==> flow/design.v <==
module apb_slave (
	input  wire sys_clk,
	input  wire sys_rst_n,
	input  wire tim_psel,
	input  wire tim_penable,
	input  wire tim_pwrite,
	output wire tim_pready,
	output wire wr_en,
	output wire rd_en
);
	reg  apb_access;
	wire apb_access_pre;
	assign wr_en          = tim_pready  & tim_pwrite;
	assign rd_en          = tim_pready  & ~tim_pwrite;
	assign tim_pready     = apb_access  & tim_penable;
	assign apb_access_pre = tim_penable & tim_psel;
	always @(posedge sys_clk, negedge sys_rst_n) begin
		if (!sys_rst_n) begin
			apb_access <= 1'b0;
		end else begin
			apb_access <= apb_access_pre;
		end
	end
endmodule
module counter (
	input  wire sys_clk,
	input  wire sys_rst_n,
	input  wire timer_en,
	input  wire div_en,
	input  wire [3:0]  div_val,
	input  wire [63:0] cnt_tdr,
	input  wire cnt_tdr_en,
	input  wire cnt_clr,
	input  wire timer_en_nedge,
	input  wire halt_en,
	output reg  [63:0] count,
	output reg  cnt_update
);
	reg  [63:0] cnt_pre;
	wire cnt_en;
	wire pulse;
	reg  [7:0]  sub_cnt;
	wire [7:0]  sub_cnt_pre;
	reg  [7:0]  sub_cnt_cmp;
	wire sub_cnt_clr;
	wire sub_cnt_en;
	assign cnt_en = ~halt_en && timer_en && (!div_en || (div_val==0) || pulse );
	always @(posedge sys_clk, negedge sys_rst_n) begin
		if (!sys_rst_n) begin
			cnt_update <= 1'b0;
		end else begin
			cnt_update <= cnt_en;
		end
	end
	always @(*) begin
		if( ((cnt_clr & cnt_en) | timer_en_nedge) & (~halt_en) ) begin
			cnt_pre = 64'h0;
		end else begin
			if (cnt_tdr_en) begin
				cnt_pre = cnt_tdr;
			end else begin
				if (cnt_en) begin
					cnt_pre = count + 1;
				end else begin
					cnt_pre = count;
				end
			end
		end
	end
	always @(posedge sys_clk, negedge sys_rst_n) begin
		if (!sys_rst_n) begin
			count <= 64'b0;
		end else begin
			count <= cnt_pre;
		end
	end
	always @(*) begin
		case (div_val)
			4'h0: sub_cnt_cmp = 8'd0;
			4'h2: sub_cnt_cmp = 8'd3;
			4'h3: sub_cnt_cmp = 8'd7;
			4'h4: sub_cnt_cmp = 8'd15;
			4'h5: sub_cnt_cmp = 8'd31;
			4'h6: sub_cnt_cmp = 8'd63;
			4'h7: sub_cnt_cmp = 8'd127;
			4'h8: sub_cnt_cmp = 8'd255;
			default: sub_cnt_cmp = 8'd1;
		endcase
	end
	assign pulse       = sub_cnt == sub_cnt_cmp;
	assign sub_cnt_pre = sub_cnt_clr ? 8'h0 : sub_cnt_en ? sub_cnt+1 : sub_cnt;
	assign sub_cnt_clr = ~halt_en & (~timer_en | ~div_en | pulse);
	assign sub_cnt_en  = ~halt_en & timer_en & div_en & (div_val!=0);
	always @(posedge sys_clk, negedge sys_rst_n) begin
		if (!sys_rst_n) begin
			sub_cnt <= 8'b0;
		end else begin
			sub_cnt <= sub_cnt_pre;
		end
	end
endmodule
module register (
	input  wire sys_clk,
	input  wire sys_rst_n,
	input  wire wr_en,
	input  wire rd_en,
	input  wire [11:0] tim_paddr,
	input  wire [31:0] tim_pwdata,
	input  wire [3:0]  tim_pstrb,
	output reg  [31:0] tim_prdata,
	output wire tim_pslverr,
	output wire tim_int,
	input  wire dbg_mode,
	input  wire cnt_update,
	input  wire [63:0] count,
	output wire timer_en,
	output wire div_en,
	output wire [3:0]  div_val,
	output wire [63:0] cnt_tdr,
	output wire cnt_tdr_en,
	output wire cnt_clr,
	output wire timer_en_nedge,
	output wire halt_en
);
	reg  [31:0] TCR_reg;
	reg  [31:0] TDR0_reg;
	reg  [31:0] TDR1_reg;
	reg  [31:0] TCMP0_reg;
	reg  [31:0] TCMP1_reg;
	reg  [31:0] TIER_reg;
	reg  [31:0] TISR_reg;
	reg  [31:0] THCSR_reg;
	wire [5:0]  TCR_pre;
	reg  [31:0] TDR0_pre;
	reg  [31:0] TDR1_pre;
	wire [31:0] TCMP0_pre;
	wire [31:0] TCMP1_pre;
	wire THCSR_pre;
	wire TIER_pre;
	wire TISR_pre;
	wire TCR_sel0;
	wire TCR_sel1;
	wire TDR0_sel;
	wire TDR1_sel;
	wire TCMP0_sel;
	wire TCMP1_sel;
	wire TIER_sel;
	wire TISR_clr;
	wire TISR_set;
	wire THCSR_sel;
	wire prohibit_err;
	wire div_en_err;
	wire div_val_err;
	reg  timer_en_next;
	function [31:0] strobe_merge;
		input [3:0]  pstrb;
		input [31:0] pwdata;
		input [31:0] data_reg;
		reg   [31:0] mask;
		begin
			mask = {{8{pstrb[3]}},
				{8{pstrb[2]}},
				{8{pstrb[1]}},
				{8{pstrb[0]}}};
			strobe_merge = (pwdata & mask) | (data_reg & (~mask));
		end
	endfunction
	assign timer_en    = TCR_reg[0];
	assign div_en      = TCR_reg[1];
	assign div_val     = TCR_reg[11:8];
	assign cnt_tdr     = {TDR1_pre,TDR0_pre};
	assign cnt_tdr_en  = TDR0_sel | TDR1_sel;
	assign cnt_clr     = TISR_set;
	assign halt_en     = dbg_mode & THCSR_reg[0];
	assign tim_int     = TIER_reg[0] & TISR_reg[0];
	assign div_en_err  = TCR_sel0 & TCR_reg[0] & (TCR_reg[1] !== tim_pwdata[1]);
	assign div_val_err = TCR_sel1 & TCR_reg[0] & (TCR_reg[11:8] !== tim_pwdata[11:8]);
	assign prohibit_err= TCR_sel1 & (tim_pwdata[11:8]>4'h8);
	assign tim_pslverr = div_en_err | div_val_err | prohibit_err;
	assign TCR_sel0     = wr_en & (tim_paddr === 12'h0) & tim_pstrb[0];
	assign TCR_sel1     = wr_en & (tim_paddr === 12'h0) & tim_pstrb[1];
	assign TCR_pre[1:0] = TCR_sel0 & ~tim_pslverr ? tim_pwdata[1:0]  : TCR_reg[1:0];
	assign TCR_pre[5:2] = TCR_sel1 & ~tim_pslverr ? tim_pwdata[11:8] : TCR_reg[11:8];
	assign timer_en_nedge = timer_en_next & (~timer_en);
	always @(posedge sys_clk, negedge sys_rst_n) begin
		if (!sys_rst_n) begin
			timer_en_next <= 1'b0;
		end else begin
			timer_en_next <= timer_en;
		end
	end
	assign TDR0_sel = wr_en & (tim_paddr === 12'h4);
	always @(*) begin
		if(TDR0_sel) begin
			TDR0_pre = strobe_merge(tim_pstrb,tim_pwdata,TDR0_reg);
		end else begin
			if (timer_en_nedge) begin
				TDR0_pre = 32'h0;
			end else begin
				if (cnt_update) begin
					TDR0_pre = count[31:0];
				end else begin
					TDR0_pre = TDR0_reg;
				end
			end
		end
	end
	assign TDR1_sel  = wr_en & (tim_paddr === 12'h8);
	always @(*) begin
		if(TDR1_sel) begin
			TDR1_pre = strobe_merge(tim_pstrb,tim_pwdata,TDR1_reg);
		end else begin
			if (timer_en_nedge) begin
				TDR1_pre = 32'h0;
			end else begin
				if (cnt_update) begin
					TDR1_pre = count[63:32];
				end else begin
					TDR1_pre = TDR1_reg;
				end
			end
		end
	end
	assign TCMP0_sel = wr_en & (tim_paddr === 12'hC);
	assign TCMP0_pre = TCMP0_sel ? strobe_merge(tim_pstrb,tim_pwdata,TCMP0_reg) : TCMP0_reg;
	assign TCMP1_sel = wr_en & (tim_paddr === 12'h10);
	assign TCMP1_pre = TCMP1_sel ? strobe_merge(tim_pstrb,tim_pwdata,TCMP1_reg) : TCMP1_reg;
	assign TIER_sel  = wr_en & tim_pstrb[0] & (tim_paddr === 12'h14);
	assign TIER_pre  = TIER_sel ? tim_pwdata[0] : TIER_reg[0];
	assign TISR_clr  = wr_en & tim_pstrb[0] & tim_pwdata[0] & (tim_paddr === 12'h18);
	assign TISR_set  = count === {TCMP1_reg,TCMP0_reg};
	assign TISR_pre  = TISR_clr ? 1'b0 : ( TISR_set ? 1'b1 : TISR_reg[0]);
	assign THCSR_sel    = wr_en & tim_pstrb[0] & (tim_paddr === 12'h1C);
	assign THCSR_pre    = THCSR_sel ? tim_pwdata[0] : THCSR_reg[0];
	always @(*) begin
		if (rd_en) begin
			case (tim_paddr)
				12'h00: tim_prdata = TCR_reg;
				12'h04: tim_prdata = TDR0_reg;
				12'h08: tim_prdata = TDR1_reg;
				12'h0C: tim_prdata = TCMP0_reg;
				12'h10: tim_prdata = TCMP1_reg;
				12'h14: tim_prdata = TIER_reg;
				12'h18: tim_prdata = TISR_reg;
				12'h1C: tim_prdata = THCSR_reg;
				default: tim_prdata = 32'h0;
			endcase
		end else begin
			tim_prdata = 32'h0;
		end
	end
	always @(posedge sys_clk, negedge sys_rst_n) begin
		if (!sys_rst_n) begin
			TCR_reg <= 32'h0000_0100;
		end else begin
			TCR_reg[1:0]  <= TCR_pre[1:0];
			TCR_reg[11:8] <= TCR_pre[5:2];
		end
	end
	always @(posedge sys_clk, negedge sys_rst_n) begin
		if (!sys_rst_n) begin
			TDR0_reg <= 32'h0;
		end else begin
			TDR0_reg <= TDR0_pre;
		end
	end
	always @(posedge sys_clk, negedge sys_rst_n) begin
		if (!sys_rst_n) begin
			TDR1_reg <= 32'h0;
		end else begin
			TDR1_reg <= TDR1_pre;
		end
	end
	always @(posedge sys_clk, negedge sys_rst_n) begin
		if (!sys_rst_n) begin
			TCMP0_reg <= 32'hFFFF_FFFF;
		end else begin
			TCMP0_reg <= TCMP0_pre;
		end
	end
	always @(posedge sys_clk, negedge sys_rst_n) begin
		if (!sys_rst_n) begin
			TCMP1_reg <= 32'hFFFF_FFFF;
		end else begin
			TCMP1_reg <= TCMP1_pre;
		end
	end
	always @(posedge sys_clk, negedge sys_rst_n) begin
		if (!sys_rst_n) begin
			TIER_reg <= 32'h0;
		end else begin
			TIER_reg[0] <= TIER_pre;
		end
	end
	always @(posedge sys_clk, negedge sys_rst_n) begin
		if (!sys_rst_n) begin
			TISR_reg <= 32'h0;
		end else begin
			TISR_reg[0] <= TISR_pre;
		end
	end
	always @(posedge sys_clk, negedge sys_rst_n) begin
		if (!sys_rst_n) begin
			THCSR_reg <= 32'h0;
		end else begin
			THCSR_reg[0] <= THCSR_pre;
			THCSR_reg[1] <= dbg_mode & THCSR_reg[0];
		end
	end
endmodule
module timer_top (
	input  wire sys_clk,
	input  wire sys_rst_n,
	input  wire tim_psel,
	input  wire tim_penable,
	input  wire tim_pwrite,
	input  wire [11:0] tim_paddr,
	input  wire [31:0] tim_pwdata,
	input  wire [3:0]  tim_pstrb,
	output wire [31:0] tim_prdata,
	output wire tim_pslverr,
	output wire tim_pready,
	output wire tim_int,
	input  wire dbg_mode
);
	wire wr_en;
	wire rd_en;
	wire timer_en;
	wire div_en;
	wire [3:0]  div_val;
	wire [63:0] cnt_tdr;
	wire cnt_tdr_en;
	wire cnt_clr;
	wire timer_en_nedge;
	wire [63:0] count;
	wire cnt_update;
	wire halt_en;
	apb_slave apb_slave_u(
		.sys_clk        (sys_clk        ),
		.sys_rst_n      (sys_rst_n      ),
		.tim_psel       (tim_psel       ),
		.tim_penable    (tim_penable    ),
		.tim_pwrite     (tim_pwrite     ),
		.tim_pready     (tim_pready     ),
		.wr_en          (wr_en          ),
		.rd_en          (rd_en          )
	);	
	register register_u (
		.sys_clk        (sys_clk        ),
		.sys_rst_n      (sys_rst_n      ),
		.wr_en          (wr_en          ),
		.rd_en          (rd_en          ),
		.tim_paddr      (tim_paddr      ),
		.tim_pwdata     (tim_pwdata     ),
		.tim_prdata     (tim_prdata     ),
		.tim_pstrb      (tim_pstrb      ),
		.tim_pslverr    (tim_pslverr    ),
		.tim_int        (tim_int        ),
		.dbg_mode       (dbg_mode       ),
		.timer_en       (timer_en       ),
		.div_en         (div_en         ),
		.div_val        (div_val        ),
		.cnt_tdr        (cnt_tdr        ),
		.cnt_tdr_en     (cnt_tdr_en     ),	
		.cnt_clr        (cnt_clr        ),
		.timer_en_nedge (timer_en_nedge ),
		.count          (count          ),
		.cnt_update     (cnt_update     ),
		.halt_en        (halt_en        )
	);
	counter counter_u (
		.sys_clk        (sys_clk        ),
		.sys_rst_n      (sys_rst_n      ),
		.timer_en       (timer_en       ),
		.div_en         (div_en         ),
		.div_val        (div_val        ),
		.cnt_tdr        (cnt_tdr        ),
		.cnt_tdr_en     (cnt_tdr_en     ),	
		.timer_en_nedge (timer_en_nedge ),
		.cnt_clr        (cnt_clr        ),
		.count          (count          ),
		.cnt_update     (cnt_update     ),
		.halt_en        (halt_en        )
	);
endmodule
Memo
Re: synthesis data of timer_top

* Step by step through the tools: timer_top
Each step is given for the RTL above and for the edited RTL.
"before" refers to lines of the RTL above, "after" to lines of the edited file.
"difference": "after" minus "before" as printed here.
Operators carry their Yosys type and port widths (W data, S select, Z words).
Library cell names are shortened.
A cell with -- has no value.
- Design top :: timer_top
- Clock port :: sys_clk
- Library :: sky130hd
- Library corner :: tt_025C_1v80

* Diff
Unified diff, file above to edited file.
A script made this edit. It changes what the design does and was not meant as an optimisation.
#+begin_src diff
@@ -132,5 +132,5 @@
 	reg  [31:0] THCSR_reg;
 	wire [5:0]  TCR_pre;
-	reg  [31:0] TDR0_pre;
+	reg  [32:0] TDR0_pre;
 	reg  [31:0] TDR1_pre;
 	wire [31:0] TCMP0_pre;
#+end_src

* After elaboration
Source: Yosys, flattened and elaborated, memories not mapped. Widths are those after wreduce. Registers that Yosys merges into a memory's read port (data or address) are not register bits. Print and check cells do not count. Equal cells are merged and count once.
Memory sizes are those after Yosys's memory passes, which may raise the word count (mostly to a power of two), join words into wider ones and drop unused or constant bits.
** Word-level totals
- bits in registers :: before 213, after 213, difference 0
- memory bits (read-only) :: before 128, after 128, difference 0
- input port bits :: before 54, after 54, difference 0
- output and inout port bits :: before 35, after 35, difference 0
- memories :: before 1, after 1, difference 0
** Cells by class
- mux-type cells :: before 15, after 15, difference 0
- reduce/logical cells :: before 11, after 12, difference +1
- add/sub/neg operators :: before 2, after 2, difference 0
- bitwise logic cells :: before 53, after 53, difference 0
- equality and inequality tests :: before 19, after 19, difference 0
- magnitude comparators :: before 1, after 1, difference 0
** Memory list
- words x width with read and write ports :: before 16 x 8 bit 1R0W, after 16 x 8 bit 1R0W
** Operators with widths
- $mux W32 :: before 7, after 5, difference -2
- $mux W33 :: before 0, after 2, difference +2
- $reduce_bool A3 Y1 :: before 1, after 2, difference +1
- $and A1 B1 Y1 :: before 32, after 32, difference 0
- $or A1 B1 Y1 :: before 6, after 6, difference 0
- $and A32 B32 Y32 :: before 5, after 5, difference 0
- $not A1 Y1 :: before 5, after 5, difference 0
- $eq A12 B5 Y1 const B :: before 4, after 4, difference 0
- $eqx A12 B5 Y1 const B :: before 4, after 4, difference 0
- $or A32 B32 Y32 :: before 4, after 4, difference 0
- $mux W64 :: before 3, after 3, difference 0
- $eq A12 B4 Y1 const B :: before 2, after 2, difference 0
- $eqx A12 B4 Y1 const B :: before 2, after 2, difference 0
- $logic_and A1 B1 Y1 :: before 2, after 2, difference 0
- $logic_or A1 B1 Y1 :: before 2, after 2, difference 0
- $mux W1 :: before 2, after 2, difference 0
- $mux W8 :: before 2, after 2, difference 0
- $reduce_bool A2 Y1 :: before 2, after 2, difference 0
- $add A64 B1 Y64 const B :: before 1, after 1, difference 0
- $add A8 B1 Y8 const B :: before 1, after 1, difference 0
- $eq A12 B3 Y1 const B :: before 1, after 1, difference 0
- $eq A8 B8 Y1 :: before 1, after 1, difference 0
- $eqx A12 B1 Y1 const B :: before 1, after 1, difference 0
- $eqx A12 B3 Y1 const B :: before 1, after 1, difference 0
- $eqx A64 B64 Y1 :: before 1, after 1, difference 0
- $gt A4 B4 Y1 const B :: before 1, after 1, difference 0
- $logic_not A1 Y1 :: before 1, after 1, difference 0
- $logic_not A12 Y1 :: before 1, after 1, difference 0
The list need not be complete.

* Logic depth
Depth = most cells in a row (Yosys ltp): at word level without a register or memory, in the mapped netlist without a sequential cell, where the memories' decode and read muxes count.
** Logic depth
- depth after elaboration :: before 10, after 10, difference 0
- ABC_AREA :: before 0, after 0
- depth in mapped cells :: before 12, after 11, difference -1

* Mapped cells and area
The flow's flattened synthesis, as Yosys stat reports it; memories are mapped. The netlist is that of the ABC_AREA named above (0 if unset); the other value can give another one.
** Cells by type
- a21oi_1 :: before 109, after 42, difference -67
- mux2i_1 :: before 70, after 128, difference +58
- nor2_1 :: before 79, after 131, difference +52
- nand2_1 :: before 55, after 105, difference +50
- mux2_2 :: before 109, after 72, difference -37
- a22oi_1 :: before 57, after 25, difference -32
- or3_1 :: before 3, after 35, difference +32
- nand3_1 :: before 54, after 26, difference -28
- mux2_1 :: before 27, after 0, difference -27
- a222oi_1 :: before 0, after 23, difference +23
- a22o_1 :: before 0, after 22, difference +22
- o21ai_0 :: before 45, after 64, difference +19
- nor4_2 :: before 19, after 0, difference -19
- o31ai_1 :: before 3, after 21, difference +18
- clkbuf_1 :: before 73, after 90, difference +17
- nor3_2 :: before 17, after 0, difference -17
- a211oi_1 :: before 35, after 48, difference +13
- inv_1 :: before 10, after 22, difference +12
The list need not be complete.
** Mapped netlist
- area of sequential cells (um^2) :: before 5411.4, after 5411.4, difference 0.0
- mapped area (um^2) :: before 13321.5, after 13218.9, difference -102.6
- mapped flip-flops :: before 213, after 213, difference 0
- buffers :: before 98, after 115, difference +17
- mapped cells :: before 1310, after 1392, difference +82
By module: a second synthesis without flattening, with its own total; a netlist apart from the flattened one above.
** Unflattened totals
- cell total of the unflattened synthesis :: before 1417, after 1457, difference +40
- area (unflattened synthesis) (um^2) :: before 13325.3, after 13646.8, difference +321.5
Rows give one instance, submodules left out.
** Modules, before
- register :: area 8627.0 um^2, seq. area 3559.7 um^2, cells 859, times used 1
- counter :: area 4643.2 um^2, seq. area 1826.8 um^2, cells 553, times used 1
- apb_slave :: area 55.1 um^2, seq. area 25.0 um^2, cells 5, times used 1
- timer_top :: area 0.0 um^2, seq. area 0.0 um^2, cells 0, times used 1
** Modules, after
- register :: area 8948.6 um^2, seq. area 3559.7 um^2, cells 899, times used 1
- counter :: area 4643.2 um^2, seq. area 1826.8 um^2, cells 553, times used 1
- apb_slave :: area 55.1 um^2, seq. area 25.0 um^2, cells 5, times used 1
- timer_top :: area 0.0 um^2, seq. area 0.0 um^2, cells 0, times used 1

* Path before layout
OpenSTA on the mapped netlist: ideal clock, no wires. The path of least setup slack (recovery checks aside). Input and output delay are each 20% of the period. Register names are those of the netlist, which keeps one name where synthesis merged equal registers.
** Timing path post-synthesis
- kind :: before input port to output port, after input port to output port
- start point :: before input port tim_paddr[7], after input port tim_paddr[9]
- end point :: before output port tim_prdata[25], after output port tim_prdata[1]
- arrival time (ns) :: before 3.113, after 3.625, difference +0.512
- path slack (ns) :: before 2.087, after 1.575, difference -0.512
- time at the first pin (ns) :: before 1.300, after 1.300, difference 0.000
- path delay (ns) :: before 1.813, after 2.325, difference +0.512
- stages :: before 6, after 8, difference +2
- path buffers :: before 1, after 3, difference +2
- period (ns) :: before 6.5, after 6.5, difference 0.0
- synthesis period reached (ns) :: before 4.413, after 4.925, difference +0.512
"path delay" is the arrival time less input delay plus setup time.
At an output port there is no setup time.
"stages" counts driving pins, that of a launching flip-flop among them; a cell with two outputs on the path counts twice.
"synthesis period reached" = period - worst setup slack (recovery checks aside). The figure is calculated, with input and output delays left at 20% of the set period.
The rows between start and end are the longest chain of elaborated cells between them; the timing report does not say that the signal goes this way. Where chains are equally long, one stands for them.
A line is the first line of the expression or statement that the cell stems from. Yosys adds cells for indexed reads and writes and turns some case tables into memories.
On the way, post-synthesis, before:
- Cell sequence :: nor4_1 > nand3_1 > nor3_1 > clkbuf_1 > a22oi_1 > a21oi_1
- Cells in the longest elaborated chain :: 3
- Elaborated cells between the ends (all ways) :: 10
- RTL lines with such cells :: 2
- Classes of those cells :: 7 x eq/ne; 2 x mux; 1 x reduce/logical
** Ends and longest elaborated chain, post-synthesis, before
- start: declaration :: line 317 : input wire [11:0] tim_paddr,
- $eq A12 B5 Y1 :: line 237 : case (tim_paddr)
- $pmux W32 S8 :: line 237
- $mux W32 :: line 236 : if (rd_en) begin
- end: declaration :: line 320 : output wire [31:0] tim_prdata,
On the way, post-synthesis, after:
- Cell sequence :: or4_1 > clkbuf_1 > or4_1 > buf_2 > nor4bb_1 > clkbuf_1 > a22oi_1 > a31oi_1
- Cells in the longest elaborated chain :: 3
- Elaborated cells between the ends (all ways) :: 10
- RTL lines with such cells :: 2
- Classes of those cells :: 7 x eq/ne; 2 x mux; 1 x reduce/logical
** Ends and longest elaborated chain, post-synthesis, after
- start: declaration :: line 317 : input wire [11:0] tim_paddr,
- $eq A12 B5 Y1 :: line 237 : case (tim_paddr)
- $pmux W32 S8 :: line 237
- $mux W32 :: line 236 : if (rd_en) begin
- end: declaration :: line 320 : output wire [31:0] tim_prdata,

* Path in the finished layout
From the final timing report of each run of pair A: the path of least setup slack in the routed layout; clock arrival at registers is part of the times.
** Timing path after layout
- kind :: before input port to output port, after input port to output port
- start point :: before input port tim_paddr[7], after input port tim_paddr[5]
- end point :: before output port tim_prdata[22], after output port tim_prdata[0]
- period (ns) :: before 5.72, after 5.72, difference 0.00
- path buffers :: before 3, after 4, difference +1
- time at the first pin (ns) :: before 1.14, after 1.14, difference 0.00
- stages :: before 7, after 9, difference +2
- arrival time (ns) :: before 4.01, after 4.34, difference +0.33
- path slack (ns) :: before 0.57, after 0.24, difference -0.33
The rows between start and end are the longest chain of elaborated cells between them; the timing report does not say that the signal goes this way. Where chains are equally long, one stands for them.
On the way, after layout, before:
- Cell sequence :: clkdlybuf4s50_1 > nor4_1 > nand3_1 > buf_4 > or3b_2 > a21oi_1 > clkdlybuf4s50_1
- Cells in the longest elaborated chain :: 3
- Elaborated cells between the ends (all ways) :: 10
- RTL lines with such cells :: 2
- Classes of those cells :: 7 x eq/ne; 2 x mux; 1 x reduce/logical
** Ends and longest elaborated chain, after layout, before
- start: declaration :: line 317 : input wire [11:0] tim_paddr,
- $eq A12 B5 Y1 :: line 237 : case (tim_paddr)
- $pmux W32 S8 :: line 237
- $mux W32 :: line 236 : if (rd_en) begin
- end: declaration :: line 320 : output wire [31:0] tim_prdata,
On the way, after layout, after:
- Cell sequence :: clkdlybuf4s50_1 > or3_1 > or4_1 > buf_4 > nor4b_4 > buf_4 > a22oi_1 > a31oi_1 > clkdlybuf4s50_1
- Cells in the longest elaborated chain :: 3
- Elaborated cells between the ends (all ways) :: 10
- RTL lines with such cells :: 2
- Classes of those cells :: 7 x eq/ne; 2 x mux; 1 x reduce/logical
** Ends and longest elaborated chain, after layout, after
- start: declaration :: line 317 : input wire [11:0] tim_paddr,
- $eq A12 B5 Y1 :: line 237 : case (tim_paddr)
- $pmux W32 S8 :: line 237
- $mux W32 :: line 236 : if (rd_en) begin
- end: declaration :: line 320 : output wire [31:0] tim_prdata,

* Measured runs
Both versions went through the flow (Yosys, OpenROAD) with the same settings in each pair. Constraints: input delay and output delay 20% of the set period each, output load 0.01 pF.
Flow settings, pair A:
- CORE_UTILIZATION :: 40
- PLACE_DENSITY :: 0.6
- period_ns :: 5.72
- CAP_MARGIN :: 20
- CORE_MARGIN :: 2
- SLEW_MARGIN :: 20
** Results, pair A
- period reached (ns) :: before 5.154, after 5.483, difference +0.329
- setup slack of the worst path (ns) :: before 0.566, after 0.237, difference -0.329
- total design power (mW) :: before 3.249, after 3.320, difference +0.071
- standard-cell area after layout (um^2) :: before 15424.8, after 15453.6, difference +28.8
- area of the synthesized netlist (um^2) :: before 13321.5, after 13218.9, difference -102.6
- post-layout utilization (%) :: before 47.2, after 47.5, difference +0.3
- overall die area (um^2) :: before 34780.4, after 34517.9, difference -262.5
- total negative setup slack (ns) :: before 0.000, after 0.000, difference 0.000
- worst hold slack in the final report (ns) :: before 0.553, after 0.562, difference +0.009
By "period reached" is meant the clock period of the run minus its worst setup slack. This is arithmetic on one report: input and output delays are still those of the set period (20% each).
"total design power": no workload was simulated; the value follows from the tool's default switching activity.
